==> flow/design.v <==
module avg(input clk, input [7:0]p1, input [7:0]p2, output reg [7:0]pout);
wire [7:0] outp;
assign outp = {1'b0 , p1[7:1]} + {1'b0 , p2[7:1]};
always@(posedge clk)
begin
	pout <= outp;
end 
endmodule
module subtract(input clk, input [7:0]p1, input [7:0]p2, output reg [7:0]pout);
wire [8:0] diff = {1'b0, p1} - {1'b0, p2};
wire [7:0] mag = diff[8] ? (8'd0 - diff[7:0]) : diff[7:0];
always@(posedge clk)
begin
	pout <= mag/2;
end 
endmodule
module wavelet_1d (clk ,pixel ,pix_out);
input clk ;
input [63:0] pixel ;
output reg [63:0] pix_out;
wire [63:0]pix_out_inter;
wire [63:0] out_illusion ;
genvar i;
	generate 
		for(i=0;i<4;i=i+1) 
		begin : name
			avg u0 (clk,pixel[16*i+7:16*i], pixel[16*i+15:16*i+8],out_illusion[8*i+7:8*i]);
			subtract u1 (clk,pixel[16*i+7:16*i], pixel[16*i+15:16*i+8],out_illusion[8*i+39:8*i+32]);
		end
	endgenerate 
	assign pix_out_inter = {out_illusion[31:0],out_illusion[63:32]};
always@(posedge clk)
	begin
		pix_out <= pix_out_inter;
	end
endmodule
module wavelet_2d (clk ,pixel_out1, pixel_out2 ,pixelcol_out1,pixelcol_out2,dwt_valid);
input clk ;
input [63:0] pixel_out1, pixel_out2 ;
output reg [63:0] pixelcol_out1,pixelcol_out2;
output reg dwt_valid;
wire [63:0]pixelcol1_inter,pixelcol2_inter;
wire [63:0] out_illusion20 ;
wire [63:0] out_illusion21;
genvar j;
	generate 
		for(j=0;j<8;j=j+1) 
		begin : name
			avg u0 (clk,pixel_out1[8*j+7:8*j], pixel_out2[8*j+7:8*j],out_illusion20[8*j+7:8*j]);
			subtract u1 (clk,pixel_out2[8*j+7:8*j], pixel_out1[8*j+7:8*j], out_illusion21[8*j+7:8*j]);
		end
	endgenerate 
	assign pixelcol1_inter = out_illusion20;
	assign pixelcol2_inter = out_illusion21;
always@(posedge clk)
	begin
		pixelcol_out1 <= pixelcol1_inter;
		pixelcol_out2 <= pixelcol2_inter;
	   dwt_valid <= 1'b1;
	end
endmodule
module DWT(clk, inp1,inp2,inp3,inp4,inp5,inp6,inp7,inp8, outp1,outp2,outp3,outp4,outp5,outp6,outp7,outp8,dwt_valid);
input clk;
input [63:0]inp1,inp2,inp3,inp4,inp5,inp6,inp7,inp8;
output [63:0] outp1,outp2,outp3,outp4,outp5,outp6,outp7,outp8;
output dwt_valid;
wire [63:0] inp_1d [7:0];
wire [63:0] out_1d [7:0];
wire dwt_valid1, dwt_valid2, dwt_valid3, dwt_valid4;
assign inp_1d [0] = inp1;
assign inp_1d [1] = inp2;
assign inp_1d [2] = inp3;
assign inp_1d [3] = inp4;
assign inp_1d [4] = inp5;
assign inp_1d [5] = inp6;
assign inp_1d [6] = inp7;
assign inp_1d [7] = inp8;
genvar j;
	generate 
		for(j=0;j<8;j=j+1) 
		begin : name
			wavelet_1d u0(clk,inp_1d[j],out_1d[j]);
		end
	endgenerate 
wavelet_2d x1 (clk, out_1d[0],out_1d[1],outp1,outp5,dwt_valid1);
wavelet_2d x2 (clk, out_1d[2],out_1d[3],outp2,outp6,dwt_valid2);
wavelet_2d x3 (clk, out_1d[4],out_1d[5],outp3,outp7,dwt_valid3);
wavelet_2d x4 (clk, out_1d[6],out_1d[7],outp4,outp8,dwt_valid4);
assign dwt_valid = dwt_valid1 && dwt_valid2 && dwt_valid3 && dwt_valid4;
endmodule
* Reports on DWT
The steps from the RTL of DWT to its reports follow in flow order. Line numbers count from 1 in the design file above. Operators carry their Yosys type and port widths (W data, S select, Z words). Cell names lack the library's common part. A cell with -- has no value.
Set-up: top module DWT, clock input clk, cell library sky130hd, timing corner tt_025C_1v80

* After elaboration
Counts by Yosys on the flattened word-level netlist (proc, flatten, opt, wreduce). Print and check cells are left out. Cells with the same type and inputs are merged into one.
Cells by class: $add $sub $neg 192, mux-type cells 64
Operators with widths (count):
- $sub A1 B8 Y8 const A | 64
- $mux W8 | 64
- $sub A8 B8 Y9 | 48
- $add A7 B7 Y8 | 48
- $sub A7 B7 Y8 | 16
- $add A6 B6 Y7 | 16
Storage and ports: register bits after elaboration 1920, input bits 513, cells after elaboration 400, output and inout port bits 513

* Depth
Longest topological path by Yosys (ltp), each cell counted once; first at word level (registers and memories cut), then after technology mapping (sequential cells cut; the memories' decode and read muxes count).
Logic depth: word-level depth 3, ABC_AREA 0, gate-level depth with buffers 10, depth with buffers taken out 10

* Synthesis result
Source: synth_stat.txt of the flow (Yosys; design flattened, memories mapped). It holds for the ABC_AREA given above (unset counts as 0); a run with the other value may have another netlist. The area totals of this step are shown rounded.
Cells by type:
- dfxtp_1 | count 1888, total area 3.78E+04 sq um
- ha_1 | count 992, total area 1.24E+04 sq um
- xnor2_1 | count 729, total area 6.38E+03 sq um
- inv_1 | count 1160, total area 4.35E+03 sq um
- nor2_1 | count 774, total area 2.91E+03 sq um
- fa_1 | count 128, total area 2.56E+03 sq um
- a21oi_1 | count 503, total area 2.52E+03 sq um
- o21bai_1 | count 329, total area 2.47E+03 sq um
- xor2_1 | count 246, total area 2.15E+03 sq um
- o31ai_1 | count 144, total area 1.08E+03 sq um
- o21a_1 | count 109, total area 818.285 sq um
- mux2_2 | count 63, total area 709.43 sq um
- a211oi_1 | count 86, total area 645.619 sq um
- o21ai_0 | count 112, total area 560.538 sq um
- nand3_1 | count 106, total area 530.509 sq um
- a31oi_1 | count 82, total area 512.992 sq um
- o21bai_2 | count 39, total area 439.171 sq um
- nor2b_1 | count 64, total area 400.384 sq um
Other cell types: 31; their cells: 475.
Mapped netlist: area of sequential cells 38000 sq um, standard cells after synthesis 8029, synthesis area 83000 sq um, flip-flop cells 1888, buffers 98
The figures by module come from a second, unflattened synthesis with its own total; it is not the netlist above.
Unflattened totals: cells (unflattened synthesis) 8841, area (unflattened synthesis) 90000 sq um
Each row is one instance without its submodules.
Modules:
- subtract | times used 64, seq. area 140 sq um, cells 76, area 650 sq um
- avg | times used 64, seq. area 160 sq um, cells 46, area 440 sq um
- wavelet_2d | times used 4, seq. area 2600 sq um, cells 130, area 2600 sq um
- wavelet_1d | times used 8, seq. area 1300 sq um, cells 64, area 1300 sq um
- DWT | times used 1, seq. area 0.0 sq um, cells 1, area 8.8 sq um

* Path before layout
OpenSTA on the mapped netlist: ideal clock, no wires. The path of least setup slack (recovery checks aside). Input and output delay are each 20% of the period. Register names are those of the netlist, which keeps one name where synthesis merged equal registers.
Timing post-synthesis: path type input to register, start point in inp1[0], end point reg name[0].u0.name[0].u1.pout[6], setup time 0.121 ns, delay of the path 1.777 ns, stages 10, data required time 4.379 ns, external input delay 0.900 ns, slack 1.823 ns, buffers on the path 0, period 4.5 ns, time at the first pin 0.900 ns, arrival time 2.556 ns, synthesis period reached 2.677 ns
"delay of the path" is the arrival time less input delay plus setup time. "stages" counts driving pins, that of a launching flip-flop among them; a cell with two outputs on the path counts twice. "synthesis period reached" = period - worst setup slack (recovery checks aside). The figure is calculated, with input and output delays left at 20% of the set period. Between the ends stands the longest chain of elaborated cells between them, by number of cells; it is not shown to be the way that was timed. Of several equally long chains one is given. A line is the first line of the expression or statement that the cell stems from. Yosys adds cells for indexed reads and writes and turns some case tables into memories.
Between the ends, post-synthesis: cells stage by stage inv_1 > ha_1 > inv_1 > fa_1 > a211oi_1 > o21bai_1 > a21oi_1 > xor2_1 > a31oi_1 > xnor2_1, length of the longest elaborated chain 3, elaborated cells between the ends (all ways) 3, RTL lines with such cells 2, those cells by class add/sub (2); mux (1)
RTL lines, path post-synthesis:
- from (decl) | RTL line 64 | input [63:0]inp1,inp2,inp3,inp4,inp5,inp6,inp7,inp8;
- $sub A8 B8 Y9 | RTL line 10 | wire [8:0] diff = {1'b0, p1} - {1'b0, p2};
- $sub A1 B8 Y8 | RTL line 11 | wire [7:0] mag = diff[8] ? (8'd0 - diff[7:0]) : diff[7:0];
- $mux W8 | RTL line 11
- to (assign) | RTL line 14 | pout <= mag/2;
- to (decl) | RTL line 9 | module subtract(input clk, input [7:0]p1, input [7:0]p2, output reg [7:0]pout);

* Path in the finished layout
From the final timing report of entry A: the path of least setup slack in the routed layout; clock arrival at registers is part of the times.
Timing post-layout: path type register to register, start point reg name[5].u0.pix_out[40], end point reg x3.name[5].u1.pout[6], slack -0.45 ns, time at the first pin 0.90 ns, setup time 0.06 ns, data required time 2.76 ns, period 1.93 ns, arrival time 3.21 ns, buffers on the path 0, stages 11
Between the ends stands the longest chain of elaborated cells between them, by number of cells; it is not shown to be the way that was timed. Of several equally long chains one is given.
Between the ends, post-layout: cells stage by stage dfxtp_2 > inv_4 > ha_4 > inv_2 > fa_2 > a211oi_4 > o21bai_1 > a21oi_1 > xor2_1 > a31oi_2 > xnor2_2, length of the longest elaborated chain 3, elaborated cells between the ends (all ways) 3, RTL lines with such cells 2, those cells by class add/sub (2); mux (1)
RTL lines, path post-layout:
- from (decl) | RTL line 20 | output reg [63:0] pix_out;
- from (assign) | RTL line 34 | pix_out <= pix_out_inter;
- $sub A8 B8 Y9 | RTL line 10 | wire [8:0] diff = {1'b0, p1} - {1'b0, p2};
- $sub A1 B8 Y8 | RTL line 11 | wire [7:0] mag = diff[8] ? (8'd0 - diff[7:0]) : diff[7:0];
- $mux W8 | RTL line 11
- to (assign) | RTL line 14 | pout <= mag/2;
- to (decl) | RTL line 9 | module subtract(input clk, input [7:0]p1, input [7:0]p2, output reg [7:0]pout);

FLOW RESULTS
============

Flow measurements of DWT on sky130hd: 3 stored runs with different settings, listed in no order. Input and output delays are each 20% of the period that was set; the output load is 0.01 pF.
"achieved clock period": clock period set for the run, less the worst setup slack. It is reckoned from that one timing run; input and output delays stay at 20% of the period that was set.
"time used up by the worst setup path" means the part of the period allowed to the worst setup path (the constraints hold back 20% at inputs and 20% at outputs) less its slack; where the path has registers, the arrival times of their clocks count too.
"total power after layout" rests on the timing tool's default activity at the inputs, not on a simulated workload.
The measured numbers are rounded.

[entry A] flow files
==> flow/run.sh <==
#!/bin/bash
# the make line also repeats the synthesis and layout settings of config.mk as NAME=value (left out here)
make -C /OpenROAD-flow-scripts/flow DESIGN_CONFIG=/design/flow/config.mk WORK_HOME=/design/flow/orfs CLKGATE_MAP_FILE= finish
==> flow/config.mk <==
export PLATFORM = sky130hd
export DESIGN_NAME = DWT
export DESIGN_NICKNAME = DWT
export VERILOG_FILES = /design/flow/design.v
export SDC_FILE = /design/flow/constraint.sdc
export NUM_CORES = 4
export LEC_CHECK = 0
export ABC_AREA = 0
export CAP_MARGIN = 20
export CELL_PAD_IN_SITES_GLOBAL_PLACEMENT = 0
export CORE_ASPECT_RATIO = 0.63
export CORE_MARGIN = 2
export CORE_UTILIZATION = 16
export CTS_CLUSTER_DIAMETER = 392
export CTS_CLUSTER_SIZE = 84
export GPL_ROUTABILITY_DRIVEN = 0
export GPL_TIMING_DRIVEN = 0
export PLACE_DENSITY_LB_ADDON = 0.06
export SETUP_SLACK_MARGIN = 0.43
export SLEW_MARGIN = 5
export TNS_END_PERCENT = 50
==> flow/constraint.sdc <==
create_clock -name core_clock -period 1.93 [get_ports {clk}]
set_input_delay 0.3860 -clock core_clock [delete_from_list [all_inputs] [get_ports {clk}]]
set_output_delay 0.3860 -clock core_clock [all_outputs]
set_load 0.01 [all_outputs]

[entry A] result: cell area after synthesis 83000 sq um; setup slack of the critical path -0.45 ns; achieved clock period 2.384 ns; post-layout utilization 23%; standard-cell area after routing 120000 sq um; final worst hold slack 0.094 ns; post-route setup TNS -36 ns; total power after layout 170 mW; die footprint 520000 sq um; time used up by the worst setup path 2.38 ns; type of the worst setup path register to register

[entry B] flow files
==> flow/run.sh <==
#!/bin/bash
# the make line also repeats the synthesis and layout settings of config.mk as NAME=value (left out here)
make -C /OpenROAD-flow-scripts/flow DESIGN_CONFIG=/design/flow/config.mk WORK_HOME=/design/flow/orfs CLKGATE_MAP_FILE= finish
==> flow/config.mk <==
export PLATFORM = sky130hd
export DESIGN_NAME = DWT
export DESIGN_NICKNAME = DWT
export VERILOG_FILES = /design/flow/design.v
export SDC_FILE = /design/flow/constraint.sdc
export NUM_CORES = 4
export LEC_CHECK = 0
export CAP_MARGIN = 15
export CELL_PAD_IN_SITES_DETAIL_PLACEMENT = 1
export CORE_MARGIN = 2
export CORE_UTILIZATION = 26
export GPL_ROUTABILITY_DRIVEN = 1
export MAX_ROUTING_LAYER = met5
export PLACE_DENSITY_LB_ADDON = 0.29
export SETUP_SLACK_MARGIN = -0.11
export SLEW_MARGIN = 20
==> flow/constraint.sdc <==
create_clock -name core_clock -period 2.03 [get_ports {clk}]
set_input_delay 0.4060 -clock core_clock [delete_from_list [all_inputs] [get_ports {clk}]]
set_output_delay 0.4060 -clock core_clock [all_outputs]
set_load 0.01 [all_outputs]

[entry B] result: cell area after synthesis 83000 sq um; setup slack of the critical path -0.18 ns; achieved clock period 2.214 ns; post-layout utilization 38%; standard-cell area after routing 120000 sq um; final worst hold slack 0.28 ns; post-route setup TNS -7.7 ns; total power after layout 180 mW; die footprint 320000 sq um; time used up by the worst setup path 2.21 ns; type of the worst setup path register to register

[entry C] flow files
==> flow/run.sh <==
#!/bin/bash
# the make line also repeats the synthesis and layout settings of config.mk as NAME=value (left out here)
make -C /OpenROAD-flow-scripts/flow DESIGN_CONFIG=/design/flow/config.mk WORK_HOME=/design/flow/orfs CLKGATE_MAP_FILE= finish
==> flow/config.mk <==
export PLATFORM = sky130hd
export DESIGN_NAME = DWT
export DESIGN_NICKNAME = DWT
export VERILOG_FILES = /design/flow/design.v
export SDC_FILE = /design/flow/constraint.sdc
export NUM_CORES = 4
export LEC_CHECK = 0
export ABC_AREA = 0
export CAP_MARGIN = 20
export CELL_PAD_IN_SITES_GLOBAL_PLACEMENT = 2
export CORE_MARGIN = 9
export CORE_UTILIZATION = 39
export CTS_CLUSTER_DIAMETER = 186
export SETUP_SLACK_MARGIN = 0.02
export SLEW_MARGIN = 40
export TNS_END_PERCENT = 70
==> flow/constraint.sdc <==
create_clock -name core_clock -period 2.91 [get_ports {clk}]
set_input_delay 0.5820 -clock core_clock [delete_from_list [all_inputs] [get_ports {clk}]]
set_output_delay 0.5820 -clock core_clock [all_outputs]
set_load 0.01 [all_outputs]

[entry C] result: cell area after synthesis 83000 sq um; setup slack of the critical path 0.31 ns; achieved clock period 2.599 ns; post-layout utilization 50%; standard-cell area after routing 100000 sq um; final worst hold slack 0.31 ns; post-route setup TNS 0.000 ns; total power after layout 110 mW; die footprint 230000 sq um; time used up by the worst setup path 2.60 ns; type of the worst setup path register to register
